==> flow/design.v <==
module cfg_count_stat  #(
    parameter DATA_WIDTH = 1 
)(
    input                     clk,
    input                     rstn,
    input                     rd_count_mode,      
    input                     sample_mode,        
    input                     rd,
    input    [DATA_WIDTH-1:0] data_in,
    input                     data_in_vld,
    input                     wr,                 
    input    [31:0]           wr_data,
    output  reg [31:0]        data_out 
);
reg [31:0] data_tmp;
reg  data_in_r;
always @ (posedge clk)
begin
    if (!rstn)
        data_in_r <= 0;
    else
        data_in_r <= data_in;
end
always @ (posedge clk)
begin
    if (!rstn)
        data_out <= 0;
    else if(rd)begin
        if (sample_mode)
            if (data_in_vld)
                data_out <= data_tmp + data_in;
            else
                data_out <= data_tmp;
        else
            data_out <= data_tmp ;
    end
end
always @ (posedge clk)
begin
    if (!rstn)
        data_tmp <= 0;
    else if (wr)
        data_tmp <= wr_data;
    else if(data_in_vld)begin
        case ({rd,rd_count_mode,sample_mode})
        3'b000: data_tmp <= data_tmp + (data_in && !data_in_r);
        3'b001: data_tmp <= data_tmp + data_in;
        3'b010: data_tmp <= data_tmp + (data_in && !data_in_r);
        3'b011: data_tmp <= data_tmp + data_in;
        3'b100: data_tmp <= 0; 
        3'b101: data_tmp <= 0;
        3'b110: data_tmp <= data_tmp + (data_in && !data_in_r);
        3'b111: data_tmp <= data_tmp + data_in;
        endcase
    end
    else if (rd && !rd_count_mode) begin
        data_tmp <= 0;
    end
end
endmodule
module cfg#(
    parameter ADDR_WIDTH = 32,
    parameter DATA_WIDTH = 32
)(
    input                             clk          ,
    input                             rstn         ,
    input        [ADDR_WIDTH - 1 : 0] addr         ,
    input        [DATA_WIDTH - 1 : 0] wdata        ,
    output  reg  [DATA_WIDTH - 1 : 0] rdata        ,
    output  reg                       rdata_vld    ,
    input                             wr           ,
    input                             rd           ,
    output  reg  [DATA_WIDTH - 1 : 0] addr_0_2     ,
    output  reg  [DATA_WIDTH - 1 : 0] addr_0_3     ,
    output  reg  [DATA_WIDTH - 1 : 0] addr_0_4     ,
    output  reg  [DATA_WIDTH - 1 : 0] addr_1_0     ,
    output  reg  [DATA_WIDTH - 1 : 0] addr_1_1     ,
    output  reg  [DATA_WIDTH - 1 : 0] addr_1_2     ,
    output  reg  [DATA_WIDTH - 1 : 0] addr_1_3     ,
    output  reg  [DATA_WIDTH - 1 : 0] addr_1_4     ,
    input        [DATA_WIDTH - 1 : 0] addr_2_0     ,
    input        [DATA_WIDTH - 1 : 0] addr_2_1     ,
    input        [DATA_WIDTH - 1 : 0] addr_2_2     ,
    input        [DATA_WIDTH - 1 : 0] addr_2_3      
);
localparam  RD_COUNT_MODE_0   = 6'h0  ;   
localparam  SAMPLE_MODE_0   = 6'h1  ;   
localparam  ADDR_0_2   = 6'h2  ;   
localparam  ADDR_0_3   = 6'h3  ;   
localparam  ADDR_0_4   = 6'h4  ;   
localparam  ADDR_1_0   = 6'h10  ;   
localparam  ADDR_1_1   = 6'h11  ;   
localparam  ADDR_1_2   = 6'h12  ;   
localparam  ADDR_1_3   = 6'h13  ;   
localparam  ADDR_1_4   = 6'h14  ;   
localparam  ADDR_2_0   = 6'h20  ;   
localparam  ADDR_2_1   = 6'h21  ;   
localparam  ADDR_2_2   = 6'h22  ;   
localparam  ADDR_2_3   = 6'h23  ;   
reg rd_count_mode;
reg sample_mode;
reg rdata_vld_r ;
reg rd_r;
reg [31:0]  addr_r;
reg [DATA_WIDTH - 1 : 0] addr_2_3_cnt;      
always @ (posedge clk)
begin
    rd_r <= rd ;
    addr_r   <= addr ;
end
always @ (posedge clk)
begin
    rdata_vld_r <= rd ;
    rdata_vld   <= rdata_vld_r ;
end
always @ (posedge clk)
begin
    if (!rstn)begin
        rd_count_mode  <= 1'h0 ;
        sample_mode  <= 1'h0 ;
        addr_0_2  <= 32'h0 ;
        addr_0_3  <= 32'h0 ;
        addr_0_4  <= 32'h0 ;
        addr_1_0  <= 32'h0 ;
        addr_1_1  <= 32'h0 ;
        addr_1_2  <= 32'h0 ;
        addr_1_3  <= 32'h0 ;
        addr_1_4  <= 32'h0 ;
    end
    else if (wr) begin
        case (addr[5:0])
            RD_COUNT_MODE_0 :
                rd_count_mode <= wdata[0] ;
            SAMPLE_MODE_0 :
                sample_mode <= wdata[0] ;
            ADDR_0_2 :
                addr_0_2 <= wdata ;
            ADDR_0_3 :
                addr_0_3 <= wdata ;
            ADDR_0_4 :
                addr_0_4 <= wdata ;
            ADDR_1_0 :
                addr_1_0 <= wdata ;
            ADDR_1_1 :
                addr_1_1 <= wdata ;
            ADDR_1_2 :
                addr_1_2 <= wdata ;
            ADDR_1_3 :
                addr_1_3 <= wdata ;
            ADDR_1_4 :
                addr_1_4 <= wdata ;
        endcase
    end
end
always @ (posedge clk)
begin
    if (!rstn) begin
        rdata <= 32'b0;
    end
    else if (rd_r) begin
        case (addr_r[5:0])
            RD_COUNT_MODE_0:
                rdata <= {31'b0,rd_count_mode};
            SAMPLE_MODE_0:
                rdata <= {31'b0,sample_mode};
            ADDR_0_2:
                rdata <= addr_0_2;
            ADDR_0_3:
                rdata <= addr_0_3;
            ADDR_0_4:
                rdata <= addr_0_4;
            ADDR_1_0:
                rdata <= addr_1_0;
            ADDR_1_1:
                rdata <= addr_1_1;
            ADDR_1_2:
                rdata <= addr_1_2;
            ADDR_1_3:
                rdata <= addr_1_3;
            ADDR_1_4:
                rdata <= addr_1_4;
            ADDR_2_0:
                rdata <= addr_2_0;
            ADDR_2_1:
                rdata <= addr_2_1;
            ADDR_2_2:
                rdata <= addr_2_2;
            ADDR_2_3:
                rdata <= addr_2_3_cnt;
            default :
                rdata <= 32'hf0f0f0f0;
        endcase
    end
end
wire addr_2_3_rd;
assign addr_2_3_rd = (addr[5:0] == ADDR_2_3 ) ? rd : 1'b0;
cfg_count_stat  addr_2_3_stat(
    .clk(clk),
    .rstn(rstn),
    .rd_count_mode(rd_count_mode),
    .sample_mode(sample_mode),
    .rd(addr_2_3_rd),
    .data_in(addr_2_3[0]),
    .data_in_vld(1'b1),
    .wr(wr && (addr[5:0] == ADDR_2_3)),
    .wr_data(wdata),
    .data_out(addr_2_3_cnt) 
);
endmodule
module cfg_test#(
    parameter DATA_WIDTH = 32
)(
    input clk,
    input rstn,
    input        [DATA_WIDTH - 1 : 0] in_0_2     ,
    input        [DATA_WIDTH - 1 : 0] in_0_3     ,
    input        [DATA_WIDTH - 1 : 0] in_0_4     ,
    input        [DATA_WIDTH - 1 : 0] in_1_0     ,
    input        [DATA_WIDTH - 1 : 0] in_1_1     ,
    input        [DATA_WIDTH - 1 : 0] in_1_2     ,
    input        [DATA_WIDTH - 1 : 0] in_1_3     ,
    input        [DATA_WIDTH - 1 : 0] in_1_4     ,
    output       [DATA_WIDTH - 1 : 0] out_2_0     ,
    output       [DATA_WIDTH - 1 : 0] out_2_1     ,
    output       [DATA_WIDTH - 1 : 0] out_2_2     ,
    output       [DATA_WIDTH - 1 : 0] out_2_3      
);
reg [18:0] cnt;
reg [31:0] reg_0_2;
reg [31:0] reg_2_0;
assign out_2_1 = 1'b1;
assign out_2_2 = 1'b0;
assign out_2_0 = reg_2_0;
always @ (posedge clk)
begin
    if (!rstn)
        reg_0_2 <= 0;
    else
        reg_0_2 <= in_0_2;
end
always @ (posedge clk)
begin
    if (!rstn)
        reg_2_0 <= 0;
    else
        reg_2_0 <= reg_0_2 + 1;
end
always @ (posedge clk)
begin
    if (!rstn)
        cnt <= 0;
    else 
        cnt <= cnt +1;
end
assign out_2_3 = (cnt <100) ? 1'b0 :1'b1;
endmodule
module cfg_test_top(
    input clk ,
    input rstn ,
    input        [32 - 1 : 0] addr         ,
    input        [32 - 1 : 0] wdata        ,
    output       [32 - 1 : 0] rdata        ,
    output                    rdata_vld    ,
    input                     wr           ,
    input                     rd            
);
wire [31:0] in_0_2   ;
wire [31:0] in_0_3   ;
wire [31:0] in_0_4   ;
wire [31:0] in_1_0   ;
wire [31:0] in_1_1   ;
wire [31:0] in_1_2   ;
wire [31:0] in_1_3   ;
wire [31:0] in_1_4   ;
wire [31:0] out_2_0  ;
wire [31:0] out_2_1  ;
wire [31:0] out_2_2  ;
wire [31:0] out_2_3  ;
cfg_test cfg_test_u0(
    .clk        ( clk       ),
    .rstn       ( rstn      ),
    .in_0_2     ( in_0_2    ),
    .in_0_3     ( in_0_3    ),
    .in_0_4     ( in_0_4    ),
    .in_1_0     ( in_1_0    ),
    .in_1_1     ( in_1_1    ),
    .in_1_2     ( in_1_2    ),
    .in_1_3     ( in_1_3    ),
    .in_1_4     ( in_1_4    ),
    .out_2_0    ( out_2_0   ),
    .out_2_1    ( out_2_1   ),
    .out_2_2    ( out_2_2   ),
    .out_2_3    ( out_2_3   )  
);
cfg cfg_u0(
    .clk          (clk         ),
    .rstn         (rstn        ),
    .addr         (addr        ),
    .wdata        (wdata       ),
    .rdata        (rdata       ),
    .rdata_vld    (rdata_vld   ),
    .wr           (wr          ),
    .rd           (rd          ),
    .addr_0_2     (in_0_2     ),
    .addr_0_3     (in_0_3     ),
    .addr_0_4     (in_0_4     ),
    .addr_1_0     (in_1_0     ),
    .addr_1_1     (in_1_1     ),
    .addr_1_2     (in_1_2     ),
    .addr_1_3     (in_1_3     ),
    .addr_1_4     (in_1_4     ),
    .addr_2_0     (out_2_0    ),
    .addr_2_1     (out_2_1    ),
    .addr_2_2     (out_2_2    ),
    .addr_2_3     (out_2_3    ) 
);
endmodule
Subject: tool reports on cfg_test_top

Hi,

* From RTL to reports: cfg_test_top *
Each step is given for the RTL above and for the edited RTL.
Lines under "unedited" count in the file above, lines under "edited" in the edited file.
"change": "edited" minus "unedited" as printed here. "rel. change": 100 x difference / "unedited".
Operators carry their Yosys type and port widths (W data, S select, Z words).
Cell names lack the library's common part.
Not given: n/a

design
  design top = cfg_test_top
  clock = clk
  standard-cell library = sky130hd
  library corner = tt_025C_1v80

* Diff *
The edit as a unified diff against the file above.
This change comes from a script, not from a designer. The edited design behaves differently; no optimisation was intended.

begin of diff
@@ -75,5 +75,5 @@
     output  reg  [DATA_WIDTH - 1 : 0] addr_0_4     ,
     output  reg  [DATA_WIDTH - 1 : 0] addr_1_0     ,
-    output  reg  [DATA_WIDTH - 1 : 0] addr_1_1     ,
+    output  reg  [DATA_WIDTH - 2 : 0] addr_1_1     ,
     output  reg  [DATA_WIDTH - 1 : 0] addr_1_2     ,
     output  reg  [DATA_WIDTH - 1 : 0] addr_1_3     ,
end of diff

* Elaborated design *
Counts by Yosys on the flattened word-level netlist (proc, flatten, opt, wreduce; memories kept). Register bits leave out memories and registers merged into their read ports (data or address); mux counts leave out enables and synchronous resets folded into registers. Print and check cells are left out. Cells with the same type and inputs are merged into one.

bit counts
  element                      unedited  edited  change  rel. change (%)
  elaborated cells             80        80      0       0.00
  output and inout bits        33        33      0       0.00
  flip-flop bits (word level)  446       445     -1      -0.22
  input bits                   68        68      0       0.00

cells by class
  element                    unedited  edited  change  rel. change (%)
  eq/ne operators            30        30      0       0.00
  mux-type cells             6         6       0       0.00
  add/subtract/negate cells  4         4       0       0.00
  reduce/logical cells       19        19      0       0.00
  $lt $le $gt $ge            1         1       0       0.00

Operator kinds equal on both sides are left out: 23.

* Longest topological paths *
Yosys ltp: most cells in a row. Word level: on the elaborated netlist, between registers, memories and ports. Mapped: between sequential cells and ports; inverters and the memories' decode and read muxes count.

depth
  element                        unedited  edited  change  rel. change (%)
  depth in word-level cells      6         6       0       0.00
  ABC_AREA                       0         0       n/a     n/a
  depth in mapped cells          11        12      +1      +9.09
  gate-level depth less buffers  10        11      +1      +10.00

* After synthesis *
Yosys stat after the flow's synthesis: flattened, memories mapped to cells. It holds for the ABC_AREA given above (unset counts as 0); a run with the other value may have another netlist.

cell types
  cell type  unedited  edited  change  rel. change (%)
  clkbuf_1   180       123     -57     -31.67
  and3_1     59        15      -44     -74.58
  a22o_1     48        9       -39     -81.25
  buf_2      26        57      +31     +119.23
  xor2_1     33        59      +26     +78.79
  mux4_2     0         26      +26     n/a
  nand2_1    587       605     +18     +3.07
  a22oi_1    54        36      -18     -33.33
  nand4_1    41        23      -18     -43.90
  nor4_1     25        7       -18     -72.00
  a2111oi_0  17        0       -17     -100.00
  nor3_1     30        14      -16     -53.33
  mux2_2     5         21      +16     +320.00
  a211oi_1   38        23      -15     -39.47
  a21o_1     1         15      +14     +1,400.00
  nor2_1     88        101     +13     +14.77
  mux2i_1    4         16      +12     +300.00
  a222oi_1   16        27      +11     +68.75

Cell types equal on both sides are left out: 13.
Not every row of either side is listed.

synthesis totals
  element                unedited  edited    change  rel. change (%)
  buffers                218       202       -16     -7.34
  mapped flip-flops      446       445       -1      -0.22
  mapped area (µm²)      18,995.7  18,948.2  -47.5   -0.25
  cell count             2,352     2,245     -107    -4.55
  sequential area (µm²)  8,928.6   8,908.5   -20.1   -0.23

By module: a second synthesis without flattening, with its own total; a netlist apart from the flattened one above.

second synthesis, totals
  element                             unedited  edited    change  rel. change (%)
  cells (unflattened synthesis)       2,543     2,533     -10     -0.39
  area (unflattened synthesis) (µm²)  20,980.1  21,346.7  +366.6  +1.75

Each row is one instance without its submodules.

by module, unedited
  module          cells  times used  seq. area (µm²)  area (µm²)
  cfg             1,609  1           5,965.7          13,025.0
  cfg_count_stat  496    1           1,301.2          4,045.1
  cfg_test        438    1           1,661.6          3,910.0
  cfg_test_top    0      1           0.0              0.0

by module, edited
  module          cells  times used  seq. area (µm²)  area (µm²)
  cfg             1,598  1           5,945.7          13,387.8
  cfg_count_stat  496    1           1,301.2          4,045.1
  cfg_test        438    1           1,661.6          3,910.0
  cfg_test_top    1      1           0.0              3.8

* Worst setup path after synthesis *
Path of least setup slack by OpenSTA after synthesis, without wires, with an ideal clock, recovery checks aside; 20% of the period is set as input and as output delay. Where synthesis merged equal registers, the netlist keeps one of their names.

path after synthesis
  element                        unedited                               edited                                 change  rel. change (%)
  path type                      input to register                      register to register                   n/a     n/a
  from                           in addr[3]                             reg cfg_test_u0.cnt[10]                n/a     n/a
  to                             reg cfg_u0.addr_2_3_stat.data_tmp[23]  reg cfg_u0.addr_2_3_stat.data_tmp[16]  n/a     n/a
  setup slack (ps)               2,637                                  2,568                                  -69     n/a
  arrival time (ps)              2,301                                  2,304                                  +3      +0.13
  external input delay (ps)      1,000                                  n/a                                    n/a     n/a
  stages on the path             7                                      13                                     +6      +85.71
  time at the first pin (ps)     1,000                                  0                                      -1,000  -100.00
  library setup time (ps)        62                                     128                                    +66     n/a
  required time (ps)             4,938                                  4,872                                  -66     -1.34
  path buffers                   2                                      1                                      -1      -50.00
  path delay (ps)                1,363                                  2,432                                  +1,069  +78.43
  clock period (ps)              5,000                                  5,000                                  0       0.00
  synthesis period reached (ps)  2,363                                  2,432                                  +69     +2.92

"path delay" = arrival - input delay + setup time.
"stages on the path" counts driving pins, that of a launching flip-flop among them; a cell with two outputs on the path counts twice.
"synthesis period reached" = period - worst setup slack (recovery checks aside). The figure is calculated, with input and output delays left at 20% of the set period.
Between the ends stands the longest chain of elaborated cells between them, by number of cells; it is not shown to be the way that was timed. Of several equally long chains one is given.
A line is the first line of the expression or statement that the cell stems from. Yosys adds cells for indexed reads and writes and turns some case tables into memories.
A register here has more assigning lines than the two given.

between the ends, after synthesis, unedited
  cells stage by stage = nor4bb_1 buf_2 nand3_1 nor2_1 clkbuf_1 nand2_1 nand3_1
  cells in the longest elaborated chain = 6
  elaborated cells on any way between the ends = 16
  classes of those cells = 8 x eq/ne; 3 x mux; 5 x reduce/logical

RTL lines, path after synthesis, unedited
  element           line  RTL
  start, declared   260   input        [32 - 1 : 0] addr         ,
  $eq A6 B6 Y1      196   assign addr_2_3_rd = (addr[5:0] == ADDR_2_3 ) ? rd : 1'b0;
  $mux W1           196
  $eq A3 B3 Y1      45    case ({rd,rd_count_mode,sample_mode})
  $reduce_or A3 Y1  n/a
  $pmux W32 S3      45
  $mux W32          42    else if (wr)
  end, assigned     43    data_tmp <= wr_data;
  end, assigned     46    3'b000: data_tmp <= data_tmp + (data_in && !data_in_r);
  end, declared     15    reg [31:0] data_tmp;

between the ends, after synthesis, edited
  cells stage by stage = dfxtp_1 nor4_1 o2111ai_1 nor2b_1 ha_1 ha_1 mux2i_1 nor3_4 and2_0 buf_2 nand3_1 xor2_1 o21ai_0
  cells in the longest elaborated chain = 6
  elaborated cells on any way between the ends = 7
  classes of those cells = 2 x add/sub; 1 x compare; 3 x mux; 1 x reduce/logical

RTL lines, path after synthesis, edited
  element              line  RTL
  start, declared      228   reg [18:0] cnt;
  start, assigned      251   cnt <= 0;
  start, assigned      253   cnt <= cnt +1;
  $lt A19 B7 Y1        255   assign out_2_3 = (cnt <100) ? 1'b0 :1'b1;
  $mux W1              255
  $logic_and A1 B1 Y1  52    3'b110: data_tmp <= data_tmp + (data_in && !data_in_r);
  $add A32 B1 Y32      52
  $pmux W32 S3         45    case ({rd,rd_count_mode,sample_mode})
  $mux W32             42    else if (wr)
  end, assigned        43    data_tmp <= wr_data;
  end, assigned        46    3'b000: data_tmp <= data_tmp + (data_in && !data_in_r);
  end, declared        15    reg [31:0] data_tmp;

Some nets on the timed path still bear RTL names; the line given drives or declares the net.

named nets, after synthesis, edited
  net                              line
  cfg_u0.addr_2_3_stat.data_in[0]  255

* Path in the finished layout *
Path of least setup slack in the final report of the runs of pair A (OpenROAD, finished layout, wires in). Where an end is a register, its clock arrival counts in the times.
The path's times are printed in steps of 10 ps; the period is the one set.

path after layout
  element                     unedited                               edited                                 change  rel. change (%)
  path type                   register to register                   register to register                   n/a     n/a
  from                        reg cfg_test_u0.cnt[5]                 reg cfg_test_u0.cnt[2]                 n/a     n/a
  to                          reg cfg_u0.addr_2_3_stat.data_tmp[24]  reg cfg_u0.addr_2_3_stat.data_tmp[24]  n/a     n/a
  path buffers                0                                      0                                      0       n/a
  time at the first pin (ps)  580                                    570                                    -10     -1.72
  arrival time (ps)           3,500                                  3,380                                  -120    -3.43
  stages on the path          10                                     12                                     +2      +20.00
  required time (ps)          4,100                                  4,010                                  -90     -2.20
  clock period (ps)           3,580                                  3,580                                  0       0.00
  library setup time (ps)     70                                     140                                    +70     n/a
  setup slack (ps)            600                                    630                                    +30     n/a

Between the ends stands the longest chain of elaborated cells between them, by number of cells; it is not shown to be the way that was timed. Of several equally long chains one is given.
A register here has more assigning lines than the two given.

between the ends, after layout, unedited
  cells stage by stage = dfxtp_1 nand2_1 o2111ai_1 ha_1 ha_1 mux2i_1 nor2_1 nand3_1 or4b_1 a31oi_1
  cells in the longest elaborated chain = 6
  elaborated cells on any way between the ends = 7
  classes of those cells = 2 x add/sub; 1 x compare; 3 x mux; 1 x reduce/logical

RTL lines, path after layout, unedited
  element              line  RTL
  start, declared      228   reg [18:0] cnt;
  start, assigned      251   cnt <= 0;
  start, assigned      253   cnt <= cnt +1;
  $lt A19 B7 Y1        255   assign out_2_3 = (cnt <100) ? 1'b0 :1'b1;
  $mux W1              255
  $logic_and A1 B1 Y1  52    3'b110: data_tmp <= data_tmp + (data_in && !data_in_r);
  $add A32 B1 Y32      52
  $pmux W32 S3         45    case ({rd,rd_count_mode,sample_mode})
  $mux W32             42    else if (wr)
  end, assigned        43    data_tmp <= wr_data;
  end, assigned        46    3'b000: data_tmp <= data_tmp + (data_in && !data_in_r);
  end, declared        15    reg [31:0] data_tmp;

Some nets on the timed path still bear RTL names; the line given drives or declares the net.

named nets, after layout, unedited
  net                              line
  cfg_u0.addr_2_3_stat.data_in[0]  255

between the ends, after layout, edited
  cells stage by stage = dfxtp_1 nor3_1 o2111ai_1 nor2b_1 ha_1 ha_1 mux2i_1 nor3_4 and2_0 nand2_1 a32oi_1 a21oi_1
  cells in the longest elaborated chain = 6
  elaborated cells on any way between the ends = 7
  classes of those cells = 2 x add/sub; 1 x compare; 3 x mux; 1 x reduce/logical

RTL lines, path after layout, edited
  element              line  RTL
  start, declared      228   reg [18:0] cnt;
  start, assigned      251   cnt <= 0;
  start, assigned      253   cnt <= cnt +1;
  $lt A19 B7 Y1        255   assign out_2_3 = (cnt <100) ? 1'b0 :1'b1;
  $mux W1              255
  $logic_and A1 B1 Y1  52    3'b110: data_tmp <= data_tmp + (data_in && !data_in_r);
  $add A32 B1 Y32      52
  $pmux W32 S3         45    case ({rd,rd_count_mode,sample_mode})
  $mux W32             42    else if (wr)
  end, assigned        43    data_tmp <= wr_data;
  end, assigned        46    3'b000: data_tmp <= data_tmp + (data_in && !data_in_r);
  end, declared        15    reg [31:0] data_tmp;

named nets, after layout, edited
  net                              line
  cfg_u0.addr_2_3_stat.data_in[0]  255

* Flow runs *
Both versions went through the flow (Yosys, OpenROAD) with the same settings in each pair. Constraints: input delay and output delay 20% of the set period each, output load 0.01 pF.

flow settings, pair A
  CORE_UTILIZATION = 40
  period_ns = 3.58
  CAP_MARGIN = 20
  CORE_MARGIN = 2
  SLEW_MARGIN = 20

measured results, pair A
  element                                    unedited  edited    change  rel. change (%)
  power consumption (mW)                     10.664    10.377    -0.287  -2.69
  netlist area reported by Yosys (µm²)       18,995.7  18,948.2  -47.5   -0.25
  total negative slack on setup checks (ps)  0         0         0       n/a
  worst hold slack in the final report (ps)  393       451       +58     n/a
  std-cell area (final layout) (µm²)         21,760.9  21,483.1  -277.8  -1.28
  period achieved (ps)                       2,979     2,953     -26     -0.87
  smallest setup slack (ps)                  601       627       +26     n/a
  die area (µm²)                             49,248.5  49,126.5  -122.0  -0.25
  utilization after layout                   0.465     0.46      -0.005  n/a

flow settings, pair B
  CELL_PAD_IN_SITES_DETAIL_PLACEMENT = 2
  CORE_UTILIZATION = 25
  CTS_CLUSTER_DIAMETER = 46
  CTS_CLUSTER_SIZE = 31
  GPL_ROUTABILITY_DRIVEN = 1
  MAX_ROUTING_LAYER = met5
  PLACE_DENSITY_LB_ADDON = 0.07
  SETUP_SLACK_MARGIN = 1.3
  period_ns = 5.57
  CAP_MARGIN = 20
  CORE_MARGIN = 2
  SLEW_MARGIN = 20

measured results, pair B
  element                                    unedited  edited    change  rel. change (%)
  power consumption (mW)                     8.717     8.136     -0.581  -6.67
  netlist area reported by Yosys (µm²)       18,995.7  18,948.2  -47.5   -0.25
  total negative slack on setup checks (ps)  0         0         0       n/a
  worst hold slack in the final report (ps)  456       452       -4      n/a
  std-cell area (final layout) (µm²)         23,296.1  22,790.6  -505.5  -2.17
  period achieved (ps)                       3,350     3,381     +31     +0.93
  smallest setup slack (ps)                  2,220     2,189     -31     n/a
  die area (µm²)                             78,204.1  78,011.3  -192.8  -0.25
  utilization after layout                   0.308     0.305     -0.003  n/a

"period achieved" means the clock period less the worst setup slack. The figure is calculated, with input and output delays left at 20% of the set period.
"power consumption": no workload was simulated; the value follows from the tool's default switching activity.

Regards
